==> flow/design.v <==
module DECODER(
input  wire [3:2] ALU_FUN,
output reg Arith_Enable,
output reg Logic_Enable,
output reg CMP_Enable, 
output reg Shift_Enable
);
always @(*)
   begin
     Arith_Enable   = 1'b0;
	 Logic_Enable = 1'b0;
	 CMP_Enable   = 1'b0;
	 Shift_Enable = 1'b0;
     case(ALU_FUN)
	     2'b00 : Arith_Enable = 1'b1;
	     2'b01 : Logic_Enable = 1'b1;
	     2'b10 : CMP_Enable   = 1'b1;
	     2'b11 : Shift_Enable = 1'b1;
	  endcase
   end 
 endmodule
module ARITHMETIC_UNIT #(parameter width = 16 , Arith_width = width + width )(
input wire signed [width-1:0] A,
input wire signed [width-1:0] B, 
input wire [1:0] ALU_FUN,
input wire Arith_Enable,
input wire CLK,
input wire RST,
output reg signed [Arith_width-1:0] Arith_OUT,
output reg        Carry_OUT,
output reg        Arith_Flag
);
reg [Arith_width-1:0] Arith_OUT0;
reg                   Carry_OUT0;
reg                   Arith_Flag0;
always @(posedge CLK, negedge RST)
  begin 
    if(!RST)
	 begin
	    Arith_OUT <= 'b0;
		Carry_OUT <= 16'b0;
		Arith_Flag<= 1'b0;
	 end
	else
	 begin
	    Arith_OUT <= Arith_OUT0;
		if(Arith_Enable)
		  Carry_OUT <= Carry_OUT0;
		Arith_Flag<= Arith_Flag0;
	 end
  end
always @(*)
  begin
     if(Arith_Enable)
	 begin
	     Arith_Flag0 = 1'b1;
	     case(ALU_FUN)
		     2'b00 : {Carry_OUT0,Arith_OUT0} = A+B;
			 2'b01 : {Carry_OUT0,Arith_OUT0} = A-B;
			 2'b10 : {Carry_OUT0,Arith_OUT0} = A*B;
			 2'b11 : {Carry_OUT0,Arith_OUT0} = (B == 0) ? 1'sb0 : A/B;
		  endcase
	 end
	 else
	   begin
	     Arith_OUT0  = 'b0;
		 Carry_OUT0  = 1'b0;
		 Arith_Flag0 = 1'b0;
	   end
  end
endmodule
module LOGIC_UNIT #(parameter width = 16 , Logic_width = width)(
input wire  [width-1:0] A,
input wire  [width-1:0] B, 
input wire [1:0] ALU_FUN,
input wire Logic_Enable,
input wire CLK,
input wire RST,
output reg [Logic_width-1:0] Logic_OUT,
output reg         Logic_Flag
);
reg [Logic_width-1:0] Logic_OUT0; 
reg                   Logic_Flag0 ;
always @(posedge CLK, negedge RST)
  begin
    if(!RST)
	 begin
	    Logic_OUT <= 'b0;
		Logic_Flag<= 1'b0;
	 end
	else
	 begin
	  Logic_OUT <= Logic_OUT0;
		Logic_Flag<= Logic_Flag0;
	 end
  end
always @(*)
  begin
     if(Logic_Enable)
	 begin
	     Logic_Flag0 = 1'b1;
	     case(ALU_FUN)
		   2'b00 : Logic_OUT0 = A&B;
			 2'b01 : Logic_OUT0 = A|B;
			 2'b10 : Logic_OUT0 = ~(A&B);
			 2'b11 : Logic_OUT0 = ~(A|B);
		  endcase
	 end
	 else
	   begin
	     Logic_OUT0  = 'b0;
		 Logic_Flag0 = 1'b0;
	   end
  end
endmodule
module CMP_UNIT #(parameter width = 16 , CMP_width   = width )(
input wire  [width-1:0] A,
input wire  [width-1:0] B, 
input wire [1:0] ALU_FUN,
input wire CMP_Enable,
input wire CLK,
input wire RST,
output reg [CMP_width-1:0] CMP_OUT,
output reg         CMP_Flag
);
reg [CMP_width-1:0] CMP_OUT0;
reg                 CMP_Flag0 ;
reg [CMP_width-1:0] EQ ;
reg [CMP_width-1:0] GR ; 
reg [CMP_width-1:0] LW;
always @(posedge CLK , negedge RST)
  begin
    if(!RST)
	 begin
	    CMP_OUT <= 'b0;
		CMP_Flag<= 1'b0;
	 end
	else
	 begin
	    CMP_OUT <= CMP_OUT0;
		CMP_Flag<= CMP_Flag0;
	 end
  end
always @(*)
  begin
     if(A==B)
       EQ ='b1;
     else 
       EQ ='b0;
     if(A>B)
       GR ='b10;
     else 
       GR ='b0;
     if(A<B)
       LW ='b11;
     else 
       LW ='b0;
     if(CMP_Enable)
	   begin
	     CMP_Flag0 = 1'b1;
	     case(ALU_FUN)
		     2'b00 : CMP_OUT0 = 'b0;
			 2'b01 : CMP_OUT0 = EQ;
			 2'b10 : CMP_OUT0 = GR;
			 2'b11 : CMP_OUT0 = LW;
		  endcase
	   end
	 else
	   begin
	     CMP_OUT0  = 'b0;
		 CMP_Flag0 = 1'b0;
	   end
  end
endmodule
module SHIFT_UNIT #(parameter width = 16 , Shift_width = width)(
input wire  [width-1:0] A,
input wire  [width-1:0] B, 
input wire [1:0] ALU_FUN,
input wire Shift_Enable,
input wire CLK,
input wire RST,
output reg [Shift_width-1:0] Shift_OUT,
output reg         Shift_Flag
);
reg [Shift_width-1:0] Shift_OUT0;
reg                   Shift_Flag0 ;
always @(posedge CLK, negedge RST)
  begin
    if(!RST)
	 begin
	    Shift_OUT <= 'b0;
		Shift_Flag<= 1'b0;
	 end
	else
	 begin
	    Shift_OUT <= Shift_OUT0;
		Shift_Flag<= Shift_Flag0;
	 end
  end
always @(*)
  begin
     if(Shift_Enable)
	 begin
	     Shift_Flag0 = 1'b1;
	     case(ALU_FUN)
		     2'b00 : Shift_OUT0 = A>>1'b1;
			 2'b01 : Shift_OUT0 = A<<1'b1;
			 2'b10 : Shift_OUT0 = B>>1'b1;
			 2'b11 : Shift_OUT0 = B<<1'b1;
		  endcase
	 end
	 else
	   begin
	     Shift_OUT0  = 'b0;
		 Shift_Flag0 = 1'b0;
	   end
  end
endmodule
module ALU_Top #(parameter width = 16 ,
                   Arith_width = width + width ,
                   Logic_width = width,	
                   CMP_width   = width,
                   Shift_width = width)(
input wire [width-1:0] A,
input wire [width-1:0] B,
input wire CLK,
input wire RST,
input wire [3:0] ALU_FUN,
output wire [Arith_width-1:0]  Arith_OUT,
output wire                    Carry_OUT,
output wire                    Arith_Flag,
output wire [Logic_width-1:0]  Logic_OUT,  
output wire                    Logic_Flag,
output wire [CMP_width-1:0]    CMP_OUT,    
output wire                    CMP_Flag,
output wire [Shift_width-1:0]  Shift_OUT,
output wire                    Shift_Flag
);
wire Arith_Enable ,Logic_Enable , CMP_Enable , Shift_Enable;
DECODER u_decoder(
.ALU_FUN(ALU_FUN[3:2]),
.Arith_Enable(Arith_Enable),
.Logic_Enable(Logic_Enable),
.CMP_Enable(CMP_Enable),
.Shift_Enable(Shift_Enable)
);
ARITHMETIC_UNIT #(.width(width),.Arith_width(Arith_width)) u_arithmatic(
.A(A),
.B(B),
.ALU_FUN(ALU_FUN[1:0]),
.CLK(CLK),
.RST(RST),
.Arith_Enable(Arith_Enable),
.Arith_OUT(Arith_OUT),
.Carry_OUT(Carry_OUT),
.Arith_Flag(Arith_Flag)
);
LOGIC_UNIT #(.width(width),.Logic_width(Logic_width)) u_logic(
.A(A),
.B(B),
.ALU_FUN(ALU_FUN[1:0]),
.CLK(CLK),
.RST(RST),
.Logic_Enable(Logic_Enable),
.Logic_OUT(Logic_OUT),
.Logic_Flag(Logic_Flag)
);
CMP_UNIT #(.width(width),.CMP_width(CMP_width)) u_cmp(
.A(A),
.B(B),
.ALU_FUN(ALU_FUN[1:0]),
.CLK(CLK),
.RST(RST),
.CMP_Enable(CMP_Enable),
.CMP_OUT(CMP_OUT),
.CMP_Flag(CMP_Flag)
);
SHIFT_UNIT #(.width(width),.Shift_width(Shift_width)) u_shift(
.A(A),
.B(B),
.ALU_FUN(ALU_FUN[1:0]),
.CLK(CLK),
.RST(RST),
.Shift_Enable(Shift_Enable),
.Shift_OUT(Shift_OUT),
.Shift_Flag(Shift_Flag)
);
endmodule
## From RTL to reports: ALU_Top

The steps from the RTL of ALU_Top to its reports follow in flow order.
Lines are those of the file above, counted from 1.
Operators carry their Yosys type and port widths (W data, S select, Z words).
A cell with -- has no value.

| set-up | value |
|---|---|
| top module | ALU_Top |
| clock port | CLK |
| cell library | sky130hd |
| timing corner | tt_025C_1v80 |

## After elaboration

Source: Yosys, flattened and elaborated, memories not mapped. Widths are those after wreduce. Registers that Yosys merges into a memory's read port (data or address) are not register bits. Print and check cells do not count. Equal cells are merged and count once.

| bit counts | value |
|---|---|
| bits in registers | 85 |
| bits of input ports | 38 |
| output and inout bits | 85 |

| operators by class | value |
|---|---|
| $add $sub $neg | 2 |
| $mul | 1 |
| divide/modulo/power cells | 1 |
| order comparisons | 2 |
| equal/unequal tests | 7 |
| multiplexer cells | 20 |
| bitwise operators | 4 |
| reductions and logical operators | 7 |

Operator list:

| kind | number |
|---|---|
| $div A16 B16 Y33 | 1 |
| $mul A16 B16 Y32 | 1 |
| $pmux W16 S4 | 3 |
| $pmux W33 S4 | 1 |
| $mux W16 | 3 |
| $mux W33 | 1 |
| $not A16 Y16 | 2 |
| $mux W32 | 1 |
| $add A16 B16 Y17 | 1 |
| $sub A16 B16 Y17 | 1 |
| $gt A16 B16 Y1 | 1 |
| $lt A16 B16 Y1 | 1 |
| $eq A16 B16 Y1 | 1 |
| $and A16 B16 Y16 | 1 |
| $or A16 B16 Y16 | 1 |
| $logic_not A16 Y1 | 1 |
| $reduce_or A3 Y1 | 4 |
| $eq A2 B2 Y1 const B | 4 |
| $pmux W1 S2 | 4 |
| $mux W1 | 5 |
| $eq A2 B1 Y1 const B | 2 |
| $logic_not A2 Y1 | 2 |
| $mux W2 | 2 |

## Depth

Longest topological path by Yosys (ltp), each cell counted once; first at word level (registers and memories cut), then after technology mapping (sequential cells cut; the memories' decode and read muxes count).

| logic depth | value |
|---|---|
| depth after elaboration | 4 |
| ABC_AREA | 0 |
| mapped depth | 367 |
| gate-level depth less buffers | 335 |

## Mapped cells and area

Yosys stat after the flow's synthesis: flattened, memories mapped to cells. It holds for the ABC_AREA given above (unset counts as 0); a run with the other value may have another netlist.

Cell types:

| cell | number |
|---|---|
| sky130_fd_sc_hd__ha_1 | 695 |
| sky130_fd_sc_hd__fa_1 | 264 |
| sky130_fd_sc_hd__xnor2_1 | 308 |
| sky130_fd_sc_hd__nand2_1 | 629 |
| sky130_fd_sc_hd__a21oi_1 | 470 |
| sky130_fd_sc_hd__nor2_1 | 591 |
| sky130_fd_sc_hd__inv_1 | 486 |
| sky130_fd_sc_hd__dfrtp_1 | 71 |
| sky130_fd_sc_hd__a21o_1 | 215 |
| sky130_fd_sc_hd__o21ai_0 | 318 |
| sky130_fd_sc_hd__xor2_1 | 159 |
| sky130_fd_sc_hd__o21a_1 | 137 |
| sky130_fd_sc_hd__nor3_1 | 178 |
| sky130_fd_sc_hd__mux2_2 | 58 |
| sky130_fd_sc_hd__clkbuf_1 | 155 |
| sky130_fd_sc_hd__o211ai_1 | 71 |
| sky130_fd_sc_hd__nand3_1 | 104 |
| sky130_fd_sc_hd__nor2b_1 | 78 |

Other cell types: 95; their cells: 1294.

| synthesis totals | value |
|---|---|
| standard cells after synthesis | 6281 |
| mapped area | 46377.0 µm² |
| flip-flops | 71 |
| buffers | 229 |

The figures by module come from a second, unflattened synthesis with its own total; it is not the netlist above.

| second synthesis, totals | value |
|---|---|
| cells (unflattened synthesis) | 6390 |
| area (unflattened synthesis) | 47154.0 µm² |

Rows give one instance, submodules left out.

By module:

| module | instances | cells | area (µm²) | seq. area (µm²) |
|---|---|---|---|---|
| ARITHMETIC_UNIT | 1 | 6190 | 44944.4 | 850.8 |
| LOGIC_UNIT | 1 | 56 | 807.0 | 425.4 |
| SHIFT_UNIT | 1 | 55 | 732.0 | 425.4 |
| CMP_UNIT | 1 | 85 | 644.4 | 75.1 |
| DECODER | 1 | 4 | 26.3 | 0.0 |
| ALU_Top | 1 | 0 | 0.0 | 0.0 |

## Path before layout

Path of least setup slack by OpenSTA after synthesis, without wires, with an ideal clock, recovery checks aside; 20% of the period is set as input and as output delay. Where synthesis merged equal registers, the netlist keeps one of their names.

| timing post-synthesis | value |
|---|---|
| kind | input to register |
| start point | input B[0] |
| end point | register u_arithmatic.Arith_OUT[22] |
| clock period | 95.0 ns |
| input delay | 19.000 ns |
| setup time | 0.137 ns |
| launch time at the first pin | 19.000 ns |
| data arrival time | 91.627 ns |
| data required time | 94.863 ns |
| slack | 3.236 ns |
| path delay | 72.764 ns |
| stages on the path | 336 |
| path buffers | 51 |
| synthesis period reached | 91.764 ns |

"path delay" = arrival - input delay + setup time.
"stages on the path": output pins that drive a net of the path, with the launching flip-flop's if there is one; two outputs of one cell count as two.
"synthesis period reached" is the clock period less the worst setup slack; recovery checks do not enter. This is arithmetic on one report: input and output delays are still those of the set period (20% each).
Between the ends stands the longest chain of elaborated cells between them, by number of cells; it is not shown to be the way that was timed. Of several equally long chains one is given.
A line is the first line of the expression or statement that the cell stems from. Yosys adds cells for indexed reads and writes and turns some case tables into memories.

| on the way, post-synthesis | value |
|---|---|
| cell sequence | sky130_fd_sc_hd__inv_1 > sky130_fd_sc_hd__buf_1 > sky130_fd_sc_hd__ha_1 > sky130_fd_sc_hd__or3b_1 > sky130_fd_sc_hd__or4_4 > sky130_fd_sc_hd__o21ai_4 > sky130_fd_sc_hd__nand4_2 > sky130_fd_sc_hd__nor2_4 > sky130_fd_sc_hd__and2_1 > sky130_fd_sc_hd__nand3b_1 > sky130_fd_sc_hd__inv_1 > sky130_fd_sc_hd__nand2_1 > sky130_fd_sc_hd__a21o_1 > sky130_fd_sc_hd__nor2_1 > sky130_fd_sc_hd__ha_1 > sky130_fd_sc_hd__o21a_1 > sky130_fd_sc_hd__o21a_1 > sky130_fd_sc_hd__nor2_1 > [... 300 more ...] > sky130_fd_sc_hd__ha_1 > sky130_fd_sc_hd__a21o_1 > sky130_fd_sc_hd__a21o_1 > sky130_fd_sc_hd__a21oi_1 > sky130_fd_sc_hd__nor2b_1 > sky130_fd_sc_hd__o21ai_0 > sky130_fd_sc_hd__nand2b_1 > sky130_fd_sc_hd__a21oi_1 > sky130_fd_sc_hd__and3_1 > sky130_fd_sc_hd__clkbuf_1 > sky130_fd_sc_hd__ha_1 > sky130_fd_sc_hd__inv_1 > sky130_fd_sc_hd__nor4_1 > sky130_fd_sc_hd__nand4_1 > sky130_fd_sc_hd__or2_2 > sky130_fd_sc_hd__o31ai_1 > sky130_fd_sc_hd__xnor2_1 > sky130_fd_sc_hd__o22ai_1 |
| length of the longest elaborated chain | 4 |

RTL lines, path post-synthesis:

| element | line | RTL |
|---|---|---|
| start: declaration | 225 | `input wire [width-1:0] B,` |
| $div A16 B16 Y33 | 61 | `2'b11 : {Carry_OUT0,Arith_OUT0} = (B == 0) ? 1'sb0 : A/B;` |
| $mux W33 | 61 |  |
| $pmux W33 S4 | 57 | `case(ALU_FUN)` |
| $mux W32 | 54 | `if(Arith_Enable)` |
| end: assignment | 40 | `Arith_OUT <= 'b0;` |
| end: assignment | 46 | `Arith_OUT <= Arith_OUT0;` |
| end: declaration | 29 | `output reg signed [Arith_width-1:0] Arith_OUT,` |

## Timing after layout

From the final timing report of job 1: the path of least setup slack in the routed layout; clock arrival at registers is part of the times.

| timing after layout | value |
|---|---|
| kind | input to register |
| start point | input B[1] |
| end point | register u_arithmatic.Arith_OUT[22] |
| clock period | 154.0 ns |
| input delay | 30.80 ns |
| setup time | 0.15 ns |
| launch time at the first pin | 30.80 ns |
| data arrival time | 142.95 ns |
| data required time | 154.24 ns |
| slack | 11.29 ns |
| stages on the path | 334 |
| path buffers | 51 |

Between the ends stands the longest chain of elaborated cells between them, by number of cells; it is not shown to be the way that was timed. Of several equally long chains one is given.

| on the way, after layout | value |
|---|---|
| cell sequence | sky130_fd_sc_hd__clkdlybuf4s50_1 > sky130_fd_sc_hd__clkbuf_1 > sky130_fd_sc_hd__clkbuf_1 > sky130_fd_sc_hd__clkinv_1 > sky130_fd_sc_hd__ha_1 > sky130_fd_sc_hd__nor3b_2 > sky130_fd_sc_hd__a41oi_1 > sky130_fd_sc_hd__o2111a_1 > sky130_fd_sc_hd__nand4_2 > sky130_fd_sc_hd__nor2_4 > sky130_fd_sc_hd__and2_1 > sky130_fd_sc_hd__nand3b_1 > sky130_fd_sc_hd__inv_1 > sky130_fd_sc_hd__nand2_1 > sky130_fd_sc_hd__a21o_1 > sky130_fd_sc_hd__nor2_1 > sky130_fd_sc_hd__ha_1 > sky130_fd_sc_hd__o21a_1 > [... 298 more ...] > sky130_fd_sc_hd__a21o_1 > sky130_fd_sc_hd__a21o_1 > sky130_fd_sc_hd__a21o_1 > sky130_fd_sc_hd__a21oi_1 > sky130_fd_sc_hd__nor2b_1 > sky130_fd_sc_hd__o21ai_0 > sky130_fd_sc_hd__nand2b_1 > sky130_fd_sc_hd__a21oi_1 > sky130_fd_sc_hd__and3_1 > sky130_fd_sc_hd__clkbuf_1 > sky130_fd_sc_hd__ha_1 > sky130_fd_sc_hd__inv_1 > sky130_fd_sc_hd__nor4_2 > sky130_fd_sc_hd__nand4_1 > sky130_fd_sc_hd__or2_2 > sky130_fd_sc_hd__o31ai_1 > sky130_fd_sc_hd__xnor2_1 > sky130_fd_sc_hd__o22ai_1 |
| length of the longest elaborated chain | 4 |

RTL lines, path after layout:

| element | line | RTL |
|---|---|---|
| start: declaration | 225 | `input wire [width-1:0] B,` |
| $div A16 B16 Y33 | 61 | `2'b11 : {Carry_OUT0,Arith_OUT0} = (B == 0) ? 1'sb0 : A/B;` |
| $mux W33 | 61 |  |
| $pmux W33 S4 | 57 | `case(ALU_FUN)` |
| $mux W32 | 54 | `if(Arith_Enable)` |
| end: assignment | 40 | `Arith_OUT <= 'b0;` |
| end: assignment | 46 | `Arith_OUT <= Arith_OUT0;` |
| end: declaration | 29 | `output reg signed [Arith_width-1:0] Arith_OUT,` |

Module ALU_Top, platform sky130hd: 3 stored runs of the flow (Yosys, OpenROAD) with differing settings, in no particular order. Input and output delays are each 20% of the period that was set; the output load is 0.01 pF.
"period reached" = clock period - worst setup slack. The figure is calculated, with input and output delays left at 20% of the set period.
"time of the worst setup path" is the time allowed to the run's worst setup path (the clock period less input and output delay, where it has them) less its slack. Clock arrival times count: a late capture clock shortens it, a late launch clock lengthens it.

#### Job 1

| setting | value |
|---|---|
| CAP_MARGIN | `0` |
| CELL_PAD_IN_SITES_DETAIL_PLACEMENT | `2` |
| CORE_ASPECT_RATIO | `0.84` |
| CORE_UTILIZATION | `18` |
| GPL_TIMING_DRIVEN | `0` |
| PLACE_DENSITY_LB_ADDON | `0.08` |
| TNS_END_PERCENT | `60` |
| period_ns | `154.0` |
| CORE_MARGIN | `2` |
| SLEW_MARGIN | `20` |

| result | value |
|---|---|
| std-cell area (final layout) | 53660.2 µm² |
| period reached | 142.709 ns |
| total negative slack on setup checks | 0.000 ns |
| chip area after synthesis (Yosys) | 46377.0 µm² |
| time of the worst setup path | 111.91 ns |
| type of the worst setup path | input to register |
| worst hold slack in the final report | 0.592 ns |
| worst slack on setup checks | 11.291 ns |
| utilization after layout | 21.0% |
| die outline area | 261742.0 µm² |

#### Job 2

| setting | value |
|---|---|
| ABC_AREA | `1` |
| CAP_MARGIN | `0` |
| CELL_PAD_IN_SITES_DETAIL_PLACEMENT | `1` |
| CORE_ASPECT_RATIO | `1.35` |
| CORE_MARGIN | `10` |
| CORE_UTILIZATION | `66` |
| CTS_CLUSTER_DIAMETER | `38` |
| CTS_CLUSTER_SIZE | `99` |
| GPL_TIMING_DRIVEN | `1` |
| MAX_ROUTING_LAYER | `met4` |
| MIN_ROUTING_LAYER | `met2` |
| PLACE_DENSITY_LB_ADDON | `0.08` |
| SETUP_SLACK_MARGIN | `5.0` |
| SLEW_MARGIN | `20` |
| TNS_END_PERCENT | `80` |
| period_ns | `154.0` |

Incomplete, placement halted on DPL-0033.

#### Job 3

| setting | value |
|---|---|
| CORE_UTILIZATION | `40` |
| period_ns | `125.0` |
| CAP_MARGIN | `20` |
| CORE_MARGIN | `2` |
| SLEW_MARGIN | `20` |

| result | value |
|---|---|
| std-cell area (final layout) | 50293.2 µm² |
| period reached | 113.225 ns |
| total negative slack on setup checks | 0.000 ns |
| chip area after synthesis (Yosys) | 46377.0 µm² |
| time of the worst setup path | 88.22 ns |
| type of the worst setup path | input to register |
| worst hold slack in the final report | 0.679 ns |
| worst slack on setup checks | 11.775 ns |
| utilization after layout | 43.9% |
| die outline area | 118684.0 µm² |
